==> flow/design.v <==
`timescale 1ns / 1ps 
`timescale 1ns / 1ps
 `timescale 1ns / 1ps 
module muldiv#(parameter XLEN = 32)
(
    input                   clk_i,
    input                   rst_i,
    input  [XLEN-1 : 0]     a_i,
    input  [XLEN-1 : 0]     b_i,
    input                   req_i,
    input  [ 2 : 0]         operation_sel_i,
    output reg [XLEN-1 : 0] muldiv_result_o,
    output reg              ready_o
);
function [XLEN-1 : 0] abs;
    input [XLEN-1 : 0] num;
    abs = num[XLEN-1] ? -num : num;
endfunction
wire operation_mul, operation_mulh, operation_mulhsu, operation_mulhu,
     operation_div, operation_divu, operation_rem, operation_remu;
assign operation_mul = (operation_sel_i == 3'b000);
assign operation_mulh = (operation_sel_i == 3'b001);
assign operation_mulhsu = (operation_sel_i == 3'b010);
assign operation_mulhu = (operation_sel_i == 3'b011);
assign operation_div = (operation_sel_i == 3'b100);
assign operation_divu = (operation_sel_i == 3'b101);
assign operation_rem = (operation_sel_i == 3'b110);
assign operation_remu = (operation_sel_i == 3'b111);
wire is_divider, is_a_zero, is_b_zero,
     is_a_neg, is_b_neg, signed_adjust, mul_overflow;
assign is_divider = operation_sel_i[2];
assign is_a_zero = (a_i == 32'b0);
assign is_b_zero = (b_i == 32'b0);
assign is_a_neg  = a_i[31] & (operation_mulh | operation_mulhsu | operation_div | operation_rem);
assign is_b_neg  = b_i[31] & (operation_mulh | operation_div | operation_rem);
assign signed_adjust = is_a_neg ^ is_b_neg;
assign mul_overflow   = (is_a_neg & (a_i[30: 0] == 31'b0));
wire [XLEN-1 : 0] op_a, op_b;
assign op_a = ( | is_a_neg)? abs(a_i) : a_i;
assign op_b = ( | is_b_neg)? abs(b_i) : b_i;
wire              is_calc_done;
reg  [XLEN-1 : 0] reg32;
reg  [XLEN*2 : 0] result;        
reg  [ 5 : 0]     cnt;
reg  [XLEN-1 : 0]   op_a_r, op_b_r;
reg  [XLEN*2-1 : 0] fast_result, mul0, mul1;
reg  [ 1 : 0]       fast_mul_counter;
assign is_calc_done = !(operation_mul | operation_mulh | operation_mulhsu |
                        operation_mulhu)? ~|cnt : & fast_mul_counter;
wire [XLEN-1 : 0] mull, mulh, quotient, remainder;
assign mull = result[31 : 0];
assign mulh = result[63 : 32];
assign quotient = result[31 : 0];
assign remainder = result[64 : 33];
localparam S_IDLE        = 3'b000,
           S_CALC        = 3'b001,
           S_SIGN_ADJUST = 3'b010,
           S_DONE        = 3'b011,
           S_STALL       = 3'b100;
reg [2 : 0] S, S_nxt;
always @(posedge clk_i)
begin
    if (rst_i)
        S <= S_IDLE;
    else
        S <= S_nxt;
end
always @(*)
begin
    case (S)
        S_IDLE:
            S_nxt = (req_i)? (is_a_zero | is_b_zero)? S_DONE : S_CALC : S_IDLE;
        S_CALC:
            S_nxt = (is_calc_done)? S_SIGN_ADJUST : S_CALC;
        S_SIGN_ADJUST:
            S_nxt = S_DONE;
        S_DONE:
            S_nxt = S_IDLE;
        default:
            S_nxt = S_IDLE;
    endcase
end
wire mul_add = result[0];
wire div_sub = (result[63: 32] >= reg32);
wire [32 : 0] adder_opa, adder_opb;
assign adder_opa = is_divider ? -reg32 : reg32;
assign adder_opb = result[63: 32];
wire [32 : 0] adder_tmp = adder_opa + adder_opb;
wire [64 : 0] result_tmp = {adder_tmp, result[31: 0]};
always @(posedge clk_i)
begin
    if (rst_i || ((S == S_IDLE) & req_i)) begin
        fast_result <= 32'b0;
        fast_mul_counter <= 2'b0; 
    end
    else begin
        op_a_r <= op_a;
        op_b_r <= op_b;
        mul0 <= op_a_r * op_b_r;
        mul1 <= mul0;
        fast_result <= mul1;
        fast_mul_counter <= (& fast_mul_counter)? fast_mul_counter : fast_mul_counter + 1;
    end
end
always @(posedge clk_i)
begin
    if ( (S == S_IDLE) & req_i)
    begin
        if (is_divider)
        begin                        
            if (is_b_zero)
            begin                    
                result[64: 33] <= a_i;
                result[32]  <= 1'b0;
                result[31: 0] <= {32{1'b1}};
            end
            else
            begin
                cnt <= 'd32;
                reg32 <= op_b;
                result <= {1'b0, 32'b0, op_a};   
            end
        end
        else
        begin                        
            if (is_a_zero | is_b_zero)
            begin
                result <= 65'b0;
            end
            else
            begin
                cnt <= 'd31;
                reg32 <= op_a;
                result <= {1'b0, 32'b0, op_b};   
            end
        end
    end
    else if (S == S_CALC)
    begin
        cnt <= cnt - 'd1;
        if (is_divider)
        begin
            result <= (div_sub)? {result_tmp[63 : 0], 1'b1} : {result[63 : 0], 1'b0};
        end
        else
        begin
            result <= (mul_add)? {1'b0, result_tmp[64 : 1]} : {1'b0, result[64 : 1]};
        end
    end
    else if (S == S_SIGN_ADJUST)
    begin
        if (is_divider)
        begin
            result[64: 33] <= (is_a_neg)? -remainder : remainder;
            result[31: 0] <= (signed_adjust)? -quotient : quotient;
        end
        else
        begin
            result <= (operation_mulh | operation_mulhu)? (signed_adjust)? -fast_result : fast_result
                    : (operation_mulhsu)? (is_a_neg)? -fast_result : fast_result : fast_result;
        end
    end
end
always @(posedge clk_i)
begin
    if (S == S_DONE || S == S_STALL)
        ready_o <= 1;
    else
        ready_o <= 0;
end
always @(posedge clk_i)
begin
    if (S == S_DONE)
        muldiv_result_o <= ( {32{operation_mul}} & mull)
                      | ( {32{operation_mulh | operation_mulhsu | operation_mulhu}} & mulh)
                      | ( {32{operation_div | operation_divu}} & quotient)
                      | ( {32{operation_rem | operation_remu}} & remainder)
                      ;
    else
        muldiv_result_o <= muldiv_result_o;
end
endmodule
# Reports on muldiv
# Module muldiv before and after one edit of its RTL, step after step.
# "before" refers to lines of the RTL above, "after" to lines of the edited file.
# "diff" is "after" less "before", of the values as shown; "change_rel_pct" is that difference over "before", in percent.
# A cell with n/a has no value.
dict set report design {
  design {muldiv}
  clk_port {clk_i}
  library {sky130hd}
  corner {tt_025C_1v80}
}

# Edit of the RTL
# Unified diff, file above to edited file.
# The edited RTL no longer does the same as the RTL above: the edit was made by script, with no optimisation intended.
# begin of diff
@@ -90,5 +90,5 @@
 always @(posedge clk_i)
 begin
-    if (rst_i || ((S == S_IDLE) & req_i)) begin
+    if (rst_i && ((S == S_IDLE) & req_i)) begin
         fast_result <= 32'b0;
         fast_mul_counter <= 2'b0; 
# end of diff

# After elaboration
# Yosys after proc, flatten, opt, wreduce and memory -nomap, before mapping. Memory bits, and registers merged into a memory's read port (data or address), are not among the register bits. Print and check cells are not counted. Equal cells are merged and count once.
# item before after diff change_rel_pct
set word_totals {}
lappend word_totals {reg_bits 397 397 0 0.00}
lappend word_totals {output_inout_bits 33 33 0 0.00}
lappend word_totals {elab_cells 130 130 0 0.00}
lappend word_totals {in_bits 70 70 0 0.00}
# item before after diff change_rel_pct
set classes {}
lappend classes {compare 1 1 0 0.00}
lappend classes {logic 24 24 0 0.00}
lappend classes {mul 1 1 0 0.00}
lappend classes {muxes 46 46 0 0.00}
lappend classes {add_sub_neg 9 9 0 0.00}
lappend classes {reduce_and_logical 17 17 0 0.00}
lappend classes {eq_ne 18 18 0 0.00}
# operator before after diff change_rel_pct
set op_table {}
lappend op_table {{logical OR 1 bit} 2 1 -1 -50.00}
lappend op_table {{logical AND 1 bit} 0 1 1 n/a}
# Unchanged operator kinds not shown: 36.

# Depth
# Yosys ltp: most cells in a row. Word level: on the elaborated netlist, between registers, memories and ports. Mapped: between sequential cells and ports; inverters and the memories' decode and read muxes count.
# item before after diff change_rel_pct
set depth {}
lappend depth {ltp_word 12 12 0 0.00}
lappend depth {ABC_AREA 0 0 n/a n/a}
lappend depth {mapped_depth 30 30 0 0.00}
lappend depth {mapped_depth_nobuf 28 28 0 0.00}

# Netlist
# The flow's flattened synthesis, as Yosys stat reports it; memories are mapped. The netlist is that of the ABC_AREA named above (0 if unset); the other value can give another one.
# item before after diff change_rel_pct
set mapped {}
lappend mapped {flip_flops 398 398 0 0.00}
lappend mapped {yosys_area_um2 56359.1 56359.1 0.0 0.00}
lappend mapped {buf_cells 366 366 0 0.00}
lappend mapped {seq_area_um2 11230.8 11230.8 0.0 0.00}
lappend mapped {cells 6006 6006 0 0.00}
# type before after diff change_rel_pct
set types {}
lappend types {sky130_fd_sc_hd__a21oi_1 257 259 2 0.78}
lappend types {sky130_fd_sc_hd__nor3_1 63 61 -2 -3.17}
lappend types {sky130_fd_sc_hd__nand2_1 680 681 1 0.15}
lappend types {sky130_fd_sc_hd__nor2_1 238 237 -1 -0.42}
# Unchanged cell types not shown: 77.

# Worst setup path after synthesis
# Path of least setup slack by OpenSTA after synthesis, without wires, with an ideal clock, recovery checks aside; 20% of the period is set as input and as output delay. Where synthesis merged equal registers, the netlist keeps one of their names.
# item before after diff change_rel_pct
set synth_path {}
lappend synth_path {kind {input port to flip-flop} {input port to flip-flop} n/a n/a}
lappend synth_path {startpoint {in req_i} {in req_i} n/a n/a}
lappend synth_path {endpoint {reg mul0[0]} {reg mul0[0]} n/a n/a}
lappend synth_path {slack_ns 0.473 0.496 0.023 n/a}
lappend synth_path {n_path_buf 2 2 0 0.00}
lappend synth_path {arrival_ns 7.398 7.374 -0.024 -0.32}
lappend synth_path {input_delay_ns 1.700 1.700 0.000 0.00}
lappend synth_path {driving_pins 4 4 0 0.00}
lappend synth_path {setup_ns 0.628 0.630 0.002 n/a}
lappend synth_path {required_time_ns 7.872 7.870 -0.002 -0.03}
lappend synth_path {delay_ns 6.326 6.304 -0.022 -0.35}
lappend synth_path {launch_ns 1.700 1.700 0.000 0.00}
lappend synth_path {clock_period_ns 8.5 8.5 0.0 0.00}
lappend synth_path {synth_period_reached_ns 8.027 8.004 -0.023 -0.29}
# "delay_ns" is the arrival time less input delay plus setup time.
# "driving_pins": output pins that drive a net of the path, with the launching flip-flop's if there is one; two outputs of one cell count as two.
# "synth_period_reached_ns" is the clock period less the worst setup slack; recovery checks do not enter. This is arithmetic on one report: input and output delays are still those of the set period (20% each).
# The rows between start and end are the longest chain of elaborated cells between them; the timing report does not say that the signal goes this way. Where chains are equally long, one stands for them.
# Each line given opens the expression or statement behind the cell; cells for indexed reads and writes are added by Yosys, which also makes memories of some case tables.
dict set report synth_via_before {
  path_cell_list {sky130_fd_sc_hd__and2_1 > sky130_fd_sc_hd__clkbuf_1 > sky130_fd_sc_hd__nor2_1 > sky130_fd_sc_hd__clkbuf_1}
  elab_chain_cells 2
  cone_cells 2
  classes_between {logic: 1; reduce/logical: 1}
}
# item line_no
set synth_lines_before {}
lappend synth_lines_before {{start: declaration} 10} ;# input                   req_i,
lappend synth_lines_before {{AND 1 bit} 92} ;# if (rst_i || ((S == S_IDLE) & req_i)) begin
lappend synth_lines_before {{logical OR 1 bit} 92}
lappend synth_lines_before {{end: assignment} 99} ;# mul0 <= op_a_r * op_b_r;
lappend synth_lines_before {{end: declaration} 46} ;# reg  [XLEN*2-1 : 0] fast_result, mul0, mul1;
dict set report synth_via_after {
  path_cell_list {sky130_fd_sc_hd__and2_1 > sky130_fd_sc_hd__clkbuf_1 > sky130_fd_sc_hd__nand2_1 > sky130_fd_sc_hd__clkbuf_1}
  elab_chain_cells 2
  cone_cells 2
  classes_between {logic: 1; reduce/logical: 1}
}
# item line_no
set synth_lines_after {}
lappend synth_lines_after {{start: declaration} 10} ;# input                   req_i,
lappend synth_lines_after {{AND 1 bit} 92} ;# if (rst_i && ((S == S_IDLE) & req_i)) begin
lappend synth_lines_after {{logical AND 1 bit} 92}
lappend synth_lines_after {{end: assignment} 99} ;# mul0 <= op_a_r * op_b_r;
lappend synth_lines_after {{end: declaration} 46} ;# reg  [XLEN*2-1 : 0] fast_result, mul0, mul1;

# Timing after layout
# Path of least setup slack in the final report of the runs of pair 1 (OpenROAD, finished layout, wires in). Where an end is a register, its clock arrival counts in the times.
# item before after diff change_rel_pct
set layout_path {}
lappend layout_path {kind {flip-flop to flip-flop} {flip-flop to flip-flop} n/a n/a}
lappend layout_path {startpoint {reg op_b_r[8]} {reg op_a_r[13]} n/a n/a}
lappend layout_path {endpoint {reg mul0[63]} {reg mul0[63]} n/a n/a}
lappend layout_path {n_path_buf 1 1 0 0.00}
lappend layout_path {launch_ns 0.60 0.57 -0.03 -5.00}
lappend layout_path {driving_pins 24 24 0 0.00}
lappend layout_path {arrival_ns 8.53 8.59 0.06 0.70}
lappend layout_path {required_time_ns 8.83 8.86 0.03 0.34}
lappend layout_path {setup_ns 0.25 0.25 0.00 n/a}
lappend layout_path {slack_ns 0.30 0.27 -0.03 n/a}
lappend layout_path {clock_period_ns 8.5 8.5 0.0 0.00}
# The rows between start and end are the longest chain of elaborated cells between them; the timing report does not say that the signal goes this way. Where chains are equally long, one stands for them.
dict set report layout_via_before {
  path_cell_list {sky130_fd_sc_hd__edfxtp_1 > sky130_fd_sc_hd__buf_4 > sky130_fd_sc_hd__and2_1 > sky130_fd_sc_hd__fa_1 > sky130_fd_sc_hd__fa_1 > sky130_fd_sc_hd__inv_1 > sky130_fd_sc_hd__fa_1 > sky130_fd_sc_hd__fa_1 > sky130_fd_sc_hd__inv_1 > sky130_fd_sc_hd__fa_1 > sky130_fd_sc_hd__fa_1 > sky130_fd_sc_hd__fa_1 > sky130_fd_sc_hd__fa_1 > sky130_fd_sc_hd__ha_1 > sky130_fd_sc_hd__a21oi_1 > sky130_fd_sc_hd__o21ai_0 > sky130_fd_sc_hd__a22oi_1 > sky130_fd_sc_hd__o2111a_1 > sky130_fd_sc_hd__o21a_1 > sky130_fd_sc_hd__o21ai_1 > sky130_fd_sc_hd__a311o_1 > sky130_fd_sc_hd__a31oi_1 > sky130_fd_sc_hd__o21ai_1 > sky130_fd_sc_hd__xnor2_1}
  elab_chain_cells 1
  cone_cells 1
  cone_lines 1
  classes_between {mul: 1}
}
# item line_no
set layout_lines_before {}
lappend layout_lines_before {{start: declaration} 45} ;# reg  [XLEN-1 : 0]   op_a_r, op_b_r;
lappend layout_lines_before {{start: assignment} 98} ;# op_b_r <= op_b;
lappend layout_lines_before {{multiplier 32 x 32 -> 64 bit} 99} ;# mul0 <= op_a_r * op_b_r;
lappend layout_lines_before {{end: assignment} 99}
lappend layout_lines_before {{end: declaration} 46} ;# reg  [XLEN*2-1 : 0] fast_result, mul0, mul1;
dict set report layout_via_after {
  path_cell_list {sky130_fd_sc_hd__edfxtp_1 > sky130_fd_sc_hd__buf_4 > sky130_fd_sc_hd__and2_1 > sky130_fd_sc_hd__fa_1 > sky130_fd_sc_hd__fa_1 > sky130_fd_sc_hd__inv_1 > sky130_fd_sc_hd__fa_1 > sky130_fd_sc_hd__fa_1 > sky130_fd_sc_hd__inv_1 > sky130_fd_sc_hd__fa_1 > sky130_fd_sc_hd__fa_1 > sky130_fd_sc_hd__fa_1 > sky130_fd_sc_hd__fa_1 > sky130_fd_sc_hd__ha_1 > sky130_fd_sc_hd__a21oi_1 > sky130_fd_sc_hd__o21ai_0 > sky130_fd_sc_hd__a22oi_1 > sky130_fd_sc_hd__o2111a_1 > sky130_fd_sc_hd__o21a_1 > sky130_fd_sc_hd__o21ai_1 > sky130_fd_sc_hd__a311o_1 > sky130_fd_sc_hd__a31oi_1 > sky130_fd_sc_hd__o21ai_1 > sky130_fd_sc_hd__xnor2_1}
  elab_chain_cells 1
  cone_cells 1
  cone_lines 1
  classes_between {mul: 1}
}
# item line_no
set layout_lines_after {}
lappend layout_lines_after {{start: declaration} 45} ;# reg  [XLEN-1 : 0]   op_a_r, op_b_r;
lappend layout_lines_after {{start: assignment} 97} ;# op_a_r <= op_a;
lappend layout_lines_after {{multiplier 32 x 32 -> 64 bit} 99} ;# mul0 <= op_a_r * op_b_r;
lappend layout_lines_after {{end: assignment} 99}
lappend layout_lines_after {{end: declaration} 46} ;# reg  [XLEN*2-1 : 0] fast_result, mul0, mul1;

# Flow runs
# Both versions went through the flow (Yosys, OpenROAD) with the same settings in each pair. Constraints: input delay and output delay 20% of the set period each, output load 0.01 pF.
dict set report settings_pair_1 {
  CORE_UTILIZATION 40
  PLACE_DENSITY 0.6
  period_ns 8.5
  CAP_MARGIN 20
  CORE_MARGIN 2
  SLEW_MARGIN 20
}
# item before after diff change_rel_pct
set results_pair_1 {}
lappend results_pair_1 {synthesis_area_um2 56359.1 56359.1 0.0 0.00}
lappend results_pair_1 {final_setup_ws_ns 0.300 0.270 -0.030 n/a}
lappend results_pair_1 {final_util_pct 43.9 44.0 0.1 n/a}
lappend results_pair_1 {die_um2 143918.0 143918.0 0.0 0.00}
lappend results_pair_1 {setup_tns_ns 0.000 0.000 0.000 n/a}
dict set report settings_pair_2 {
  CORE_ASPECT_RATIO 1.68
  CORE_UTILIZATION 16
  GPL_TIMING_DRIVEN 1
  PLACE_DENSITY_LB_ADDON 0.06
  SETUP_SLACK_MARGIN 0.47
  period_ns 14.7
  CAP_MARGIN 20
  CORE_MARGIN 2
  SLEW_MARGIN 20
}
# item before after diff change_rel_pct
set results_pair_2 {}
lappend results_pair_2 {synthesis_area_um2 56359.1 56359.1 0.0 0.00}
lappend results_pair_2 {final_setup_ws_ns 5.616 5.711 0.095 n/a}
lappend results_pair_2 {final_util_pct 18.5 18.5 0.0 n/a}
lappend results_pair_2 {die_um2 357167.0 357167.0 0.0 0.00}
lappend results_pair_2 {setup_tns_ns 0.000 0.000 0.000 n/a}
